==> flow/design.v <==
`timescale 1ns / 1ps
module fifo #(
    parameter DATA_WIDTH = 16,
    parameter DEPTH = 64, 
    parameter ALMOST_FULL_THRESH = 56,
    parameter ALMOST_EMPTY_THRESH = 8
)(
    input                   clk,
    input                   rst_n,        
    input                   wr_en,
    input  [DATA_WIDTH-1:0] wr_data,
    input                   rd_en,
    output reg [DATA_WIDTH-1:0] rd_data,
    output                  full,
    output                  empty,
    output                  almost_full,
    output                  almost_empty,
    output                  overflow_err,
    output                  underflow_err,
    output [DATA_WIDTH-1:0] fifo_count
);
    function integer clog2;
        input integer value;
        integer i;
        begin
            clog2 = 0;
            for (i = value-1; i > 0; i = i >> 1)
                clog2 = clog2 + 1;
        end
    endfunction
    localparam ADDR_WIDTH = clog2(DEPTH);
    reg [DATA_WIDTH-1:0] mem [0:DEPTH-1];
    reg [ADDR_WIDTH-1:0] write_pointer;    
    reg [ADDR_WIDTH-1:0] read_pointer;     
    reg [clog2(DEPTH+1)-1:0] count;        
    reg overflow_flag, underflow_flag;
    assign full         = (count == DEPTH);
    assign empty        = (count == 0);
    assign almost_full  = (count >= ALMOST_FULL_THRESH);
    assign almost_empty = (count <= ALMOST_EMPTY_THRESH);
    assign overflow_err = overflow_flag;
    assign underflow_err= underflow_flag;
    assign fifo_count   = count;
    always @(posedge clk) begin
        if (wr_en && !full)
            mem[write_pointer] <= wr_data;
    end
    always @(posedge clk or negedge rst_n) begin
        if (!rst_n) begin
            write_pointer <= 0;
        end else if (wr_en) begin
            if (!full) begin
                write_pointer <= write_pointer + 1'b1;
            end
        end
    end
    always @(posedge clk or negedge rst_n) begin
        if (!rst_n) begin
            read_pointer <= 0;
            rd_data <= 0;
        end else if (rd_en) begin
            if (!empty) begin
                rd_data <= mem[read_pointer];
                read_pointer <= read_pointer + 1'b1;
            end
        end
    end
    always @(posedge clk or negedge rst_n) begin
        if (!rst_n) begin
            count <= 0;
        end else begin
            case ({wr_en && !full, rd_en && !empty})
                2'b10: count <= count + 1'b1; 
                2'b01: count <= count - 1'b1;
                default: count <= count;      
            endcase
        end
    end
    always @(posedge clk or negedge rst_n) begin
        if (!rst_n) begin
            overflow_flag  <= 1'b0;
            underflow_flag <= 1'b0;
        end else begin
            if (wr_en && full)
                overflow_flag <= 1'b1;
            else if (overflow_flag && rd_en && !empty)
                overflow_flag <= 1'b0;
            if (rd_en && empty)
                underflow_flag <= 1'b1;
            else if (underflow_flag && wr_en && !full)
                underflow_flag <= 1'b0;
        end
    end
endmodule
# Step by step through the tools: fifo
# Each step is given for the RTL above and for the edited RTL.
# "orig" refers to lines of the RTL above, "edited" to lines of the edited file.
# "delta": "edited" minus "orig" as printed here. "change_rel_pct": 100 x difference / "orig".
# Operators carry their Yosys type and port widths (W data, S select, Z words).
# The mark n/a stands for no value.
# setup
design,fifo
clk_port,clk
lib,sky130hd
lib_corner,tt_025C_1v80

# The edit
# Unified diff, file above to edited file.
# The edited RTL no longer does the same as the RTL above: the edit was made by script, with no optimisation intended.
# begin of diff
@@ -41,5 +41,7 @@
     assign overflow_err = overflow_flag;
     assign underflow_err= underflow_flag;
-    assign fifo_count   = count;
+    reg [DATA_WIDTH-1:0] fifo_count_ff;
+    always @(posedge clk) fifo_count_ff <= count;
+    assign fifo_count = fifo_count_ff;
     always @(posedge clk) begin
         if (wr_en && !full)
# end of diff

# Word level
# Source: Yosys, flattened and elaborated, memories not mapped. Widths are those after wreduce. Registers that Yosys merges into a memory's read port (data or address) are not register bits. Print and check cells do not count. Equal cells are merged and count once.
# Yosys's memory passes give these memory sizes; they may raise the number of words (mostly to a power of two), join words into wider ones and drop unused or constant bits.
# classes
element,orig,edited,delta,change_rel_pct
add_sub_neg,4,4,0,0.00
compare,2,2,0,0.00
eq_ne,3,3,0,0.00
mux,8,8,0,0.00
bitwise,2,2,0,0.00
reduce_and_logical,17,17,0,0.00
# op_table
op,orig,edited,delta,change_rel_pct
$logic_and A1 B1 Y1,8,8,0,0.00
$mux W1,5,5,0,0.00
$logic_not A1 Y1,3,3,0,0.00
$reduce_bool A2 Y1,3,3,0,0.00
$add A6 B1 Y6 const B,2,2,0,0.00
$not A1 Y1,2,2,0,0.00
$reduce_and A2 Y1,2,2,0,0.00
$add A7 B1 Y7 const B,1,1,0,0.00
$eq A2 B1 Y1 const B,1,1,0,0.00
$eq A2 B2 Y1 const B,1,1,0,0.00
$eq A7 B7 Y1 const B,1,1,0,0.00
$ge A7 B6 Y1 const B,1,1,0,0.00
$le A7 B4 Y1 const B,1,1,0,0.00
$logic_not A7 Y1,1,1,0,0.00
$mux W16,1,1,0,0.00
$mux W6,1,1,0,0.00
$pmux W7 S2,1,1,0,0.00
$sub A7 B1 Y7 const B,1,1,0,0.00
# bits
element,orig,edited,delta,change_rel_pct
regBits,21,28,7,33.33
ramBits,1024,1024,0,0.00
clocked_rd_ports_x_width,16,16,0,0.00
memories,1,1,0,0.00
output_inout_bits,38,38,0,0.00
word_cells,42,43,1,2.38
# mem_list
element,orig,edited
mem_shapes,mem 64x16 r1 w1,mem 64x16 r1 w1

# Depth
# Yosys ltp: most cells in a row. Word level: on the elaborated netlist, between registers, memories and ports. Mapped: between sequential cells and ports; inverters and the memories' decode and read muxes count.
# logic_depth
element,orig,edited,delta,change_rel_pct
depth_word,5,5,0,0.00
ABC_AREA,0,0,n/a,n/a
mapped_depth,15,14,-1,-6.67
mapped_depth_nobuf,11,11,0,0.00

# Synthesis result
# The flow's flattened synthesis, as Yosys stat reports it; memories are mapped. The netlist is that of the ABC_AREA named above (0 if unset); the other value can give another one.
# types
type,orig,edited,delta,change_rel_pct
sky130_fd_sc_hd__mux2i_1,128,170,42,32.81
sky130_fd_sc_hd__a22oi_1,37,5,-32,-86.49
sky130_fd_sc_hd__a22o_1,31,2,-29,-93.55
sky130_fd_sc_hd__nor2_1,72,96,24,33.33
sky130_fd_sc_hd__a21oi_1,23,46,23,100.00
sky130_fd_sc_hd__nand2_1,29,46,17,58.62
sky130_fd_sc_hd__nand4_1,20,3,-17,-85.00
sky130_fd_sc_hd__a2bb2oi_1,16,0,-16,-100.00
sky130_fd_sc_hd__o211ai_1,1,17,16,1600.00
sky130_fd_sc_hd__a221o_1,0,15,15,n/a
sky130_fd_sc_hd__o31ai_1,14,1,-13,-92.86
sky130_fd_sc_hd__o21ai_0,9,20,11,122.22
sky130_fd_sc_hd__nor3_1,1,11,10,1000.00
sky130_fd_sc_hd__nor4_1,14,6,-8,-57.14
sky130_fd_sc_hd__buf_6,4,12,8,200.00
sky130_fd_sc_hd__buf_2,44,37,-7,-15.91
sky130_fd_sc_hd__a211oi_1,32,39,7,21.88
sky130_fd_sc_hd__dfxtp_1,0,7,7,n/a
# Not every row of either side is listed.
# mapped
element,orig,edited,delta,change_rel_pct
mapped_cells,1993,2053,60,3.01
synth_area_um2,41048.1,41474.8,426.7,1.04
seq_area_um2,31675.4,31815.5,140.1,0.44
flip_flops,1061,1068,7,0.66

# Path before layout
# Path of least setup slack by OpenSTA after synthesis, without wires, with an ideal clock, recovery checks aside; 20% of the period is set as input and as output delay. Where synthesis merged equal registers, the netlist keeps one of their names.
# synth_path
element,orig,edited,delta,change_rel_pct
kind,reg-to-reg,reg-to-reg,n/a,n/a
startpoint,register count[2],register count[3],n/a,n/a
endpoint,register count[4],register count[6],n/a,n/a
tclk_ns,3.3,3.3,0.0,0.00
setup_ns,0.131,0.080,-0.051,n/a
launch_ns,0.000,0.000,0.000,n/a
t_arrival_ns,3.423,3.055,-0.368,-10.75
t_required_ns,3.169,3.220,0.051,1.61
path_slack_ns,-0.254,0.165,0.419,n/a
path_delay_ns,3.554,3.135,-0.419,-11.79
driving_pins,16,14,-2,-12.50
synth_period_reached_ns,3.554,3.135,-0.419,-11.79
# "path_delay_ns" is the arrival time less input delay plus setup time.
# "driving_pins": output pins that drive a net of the path, with the launching flip-flop's if there is one; two outputs of one cell count as two.
# "synth_period_reached_ns" = period - worst setup slack (recovery checks aside). The figure is calculated, with input and output delays left at 20% of the set period.
# Between the ends stands the longest chain of elaborated cells between them, by number of cells; it is not shown to be the way that was timed. Of several equally long chains one is given.
# A line is the first line of the expression or statement that the cell stems from. Yosys adds cells for indexed reads and writes and turns some case tables into memories.
# A register here has more assigning lines than the two given.
# synth_between_orig
cell_sequence,sky130_fd_sc_hd__dfrtp_1 -> sky130_fd_sc_hd__buf_2 -> sky130_fd_sc_hd__or4_4 -> sky130_fd_sc_hd__buf_6 -> sky130_fd_sc_hd__o41a_1 -> sky130_fd_sc_hd__buf_6 -> sky130_fd_sc_hd__inv_4 -> sky130_fd_sc_hd__ha_1 -> sky130_fd_sc_hd__clkbuf_1 -> sky130_fd_sc_hd__xor2_1 -> sky130_fd_sc_hd__ha_1 -> sky130_fd_sc_hd__and3b_1 -> sky130_fd_sc_hd__o21ai_0 -> sky130_fd_sc_hd__a21oi_1 -> sky130_fd_sc_hd__a211o_1 -> sky130_fd_sc_hd__xnor2_1
elab_chain_cells,5
cells_between,12
cone_classes,add/sub: 2; eq/ne: 3; mux: 1; reduce/logical: 6
# synth_rtl_orig
element,line,text
start: declaration,35,reg [clog2(DEPTH+1)-1:0] count;
start: assignment,73,2'b10: count <= count + 1'b1;
start: assignment,74,2'b01: count <= count - 1'b1;
$logic_not A7 Y1,38,assign empty        = (count == 0);
$logic_not A1 Y1,72,"case ({wr_en && !full, rd_en && !empty})"
$logic_and A1 B1 Y1,72,
$eq A2 B1 Y1,72,
$pmux W7 S2,72,
end: assignment,73,
end: assignment,74,
end: declaration,35,
# synth_between_edited
cell_sequence,sky130_fd_sc_hd__dfrtp_1 -> sky130_fd_sc_hd__buf_2 -> sky130_fd_sc_hd__or4_1 -> sky130_fd_sc_hd__buf_2 -> sky130_fd_sc_hd__o31ai_4 -> sky130_fd_sc_hd__ha_1 -> sky130_fd_sc_hd__clkbuf_1 -> sky130_fd_sc_hd__xor2_1 -> sky130_fd_sc_hd__ha_1 -> sky130_fd_sc_hd__nor3b_1 -> sky130_fd_sc_hd__o21ai_0 -> sky130_fd_sc_hd__o2111ai_1 -> sky130_fd_sc_hd__a21oi_1 -> sky130_fd_sc_hd__xnor2_1
elab_chain_cells,5
cells_between,12
cone_classes,add/sub: 2; eq/ne: 3; mux: 1; reduce/logical: 6
# synth_rtl_edited
element,line,text
start: declaration,35,reg [clog2(DEPTH+1)-1:0] count;
start: assignment,75,2'b10: count <= count + 1'b1;
start: assignment,76,2'b01: count <= count - 1'b1;
$logic_not A7 Y1,38,assign empty        = (count == 0);
$logic_not A1 Y1,74,"case ({wr_en && !full, rd_en && !empty})"
$logic_and A1 B1 Y1,74,
$eq A2 B1 Y1,74,
$pmux W7 S2,74,
end: assignment,75,
end: assignment,76,
end: declaration,35,

# Path in the finished layout
# From the final timing report of each run of pair A: the path of least setup slack in the routed layout; clock arrival at registers is part of the times.
# layout_path
element,orig,edited,delta,change_rel_pct
kind,reg-to-output,reg-to-reg,n/a,n/a
startpoint,register count[3],register read_pointer[0],n/a,n/a
endpoint,output port empty,register rd_data[14],n/a,n/a
tclk_ns,3.3,3.3,0.0,0.00
output_delay_ns,0.66,n/a,n/a,n/a
setup_ns,n/a,0.12,n/a,n/a
launch_ns,0.67,0.68,0.01,1.49
t_arrival_ns,2.48,3.73,1.25,50.40
t_required_ns,2.64,3.86,1.22,46.21
path_slack_ns,0.16,0.12,-0.04,n/a
driving_pins,4,7,3,75.00
# Between the ends stands the longest chain of elaborated cells between them, by number of cells; it is not shown to be the way that was timed. Of several equally long chains one is given.
# A register here has more assigning lines than the two given.
# layout_between_orig
cell_sequence,sky130_fd_sc_hd__dfrtp_1 -> sky130_fd_sc_hd__or4_4 -> sky130_fd_sc_hd__nor2_1 -> sky130_fd_sc_hd__dlygate4sd2_1
elab_chain_cells,1
cells_between,1
lines_between,1
cone_classes,reduce/logical: 1
# layout_rtl_orig
element,line,text
start: declaration,35,reg [clog2(DEPTH+1)-1:0] count;
start: assignment,73,2'b10: count <= count + 1'b1;
start: assignment,74,2'b01: count <= count - 1'b1;
$logic_not A7 Y1,38,assign empty        = (count == 0);
end: declaration,15,"output                  empty,"
# layout_between_edited
cell_sequence,sky130_fd_sc_hd__dfrtp_4 -> sky130_fd_sc_hd__or3b_2 -> sky130_fd_sc_hd__buf_4 -> sky130_fd_sc_hd__o22ai_1 -> sky130_fd_sc_hd__nor3_1 -> sky130_fd_sc_hd__a21oi_1 -> sky130_fd_sc_hd__a221o_1
# layout_rtl_edited
element,line,text
start: declaration,34,reg [ADDR_WIDTH-1:0] read_pointer;
start: assignment,61,read_pointer <= 0;
start: assignment,66,read_pointer <= read_pointer + 1'b1;
end: declaration,13,"output reg [DATA_WIDTH-1:0] rd_data,"
# edited: No chain of elaborated cells between the ends is given.

# Flow runs
# Both versions went through the flow (Yosys, OpenROAD) with the same settings in each pair. Constraints: input delay and output delay 20% of the set period each, output load 0.01 pF.
# settings_pair_A
CORE_UTILIZATION,40
PLACE_DENSITY,0.6
period_ns,3.3
CAP_MARGIN,20
CORE_MARGIN,2
SLEW_MARGIN,20
# results_pair_A
element,orig,edited,delta,change_rel_pct
synth_area_um2,41048.1,41474.8,426.7,1.04
die_um2,105200.0,106279.0,1079.0,1.03
finish.stdcell_area_um2,48104.9,47784.6,-320.3,-0.67
finish.utilization_frac,0.473,0.463,-0.010,n/a
final_setup_ws_ns,0.158,0.124,-0.034,n/a
timing.setup.tns_ns,0.000,0.000,0.000,n/a
power_w,0.039581,0.039381,-0.000200,-0.51
clock_period_reached_ns,3.142,3.176,0.034,1.08
# settings_pair_B
CAP_MARGIN,35
CELL_PAD_IN_SITES_GLOBAL_PLACEMENT,0
CORE_ASPECT_RATIO,0.98
CORE_UTILIZATION,66
CTS_CLUSTER_DIAMETER,209
GPL_ROUTABILITY_DRIVEN,0
MIN_ROUTING_LAYER,met2
PLACE_DENSITY,0.64
TNS_END_PERCENT,50
period_ns,4.31
CORE_MARGIN,2
SLEW_MARGIN,20
# results_pair_B
element,orig,edited,delta,change_rel_pct
synth_area_um2,41048.1,41474.8,426.7,1.04
die_um2,64205.2,64861.9,656.7,1.02
finish.stdcell_area_um2,46682.3,46938.8,256.5,0.55
finish.utilization_frac,0.758,0.759,0.001,n/a
final_setup_ws_ns,0.423,0.660,0.237,n/a
timing.setup.tns_ns,0.000,0.000,0.000,n/a
power_w,0.030169,0.030686,0.000517,1.71
clock_period_reached_ns,3.887,3.650,-0.237,-6.10
# "clock_period_reached_ns" = clock period - worst setup slack. The figure is calculated, with input and output delays left at 20% of the set period.
# "power_w": no workload was simulated; the value follows from the tool's default switching activity.
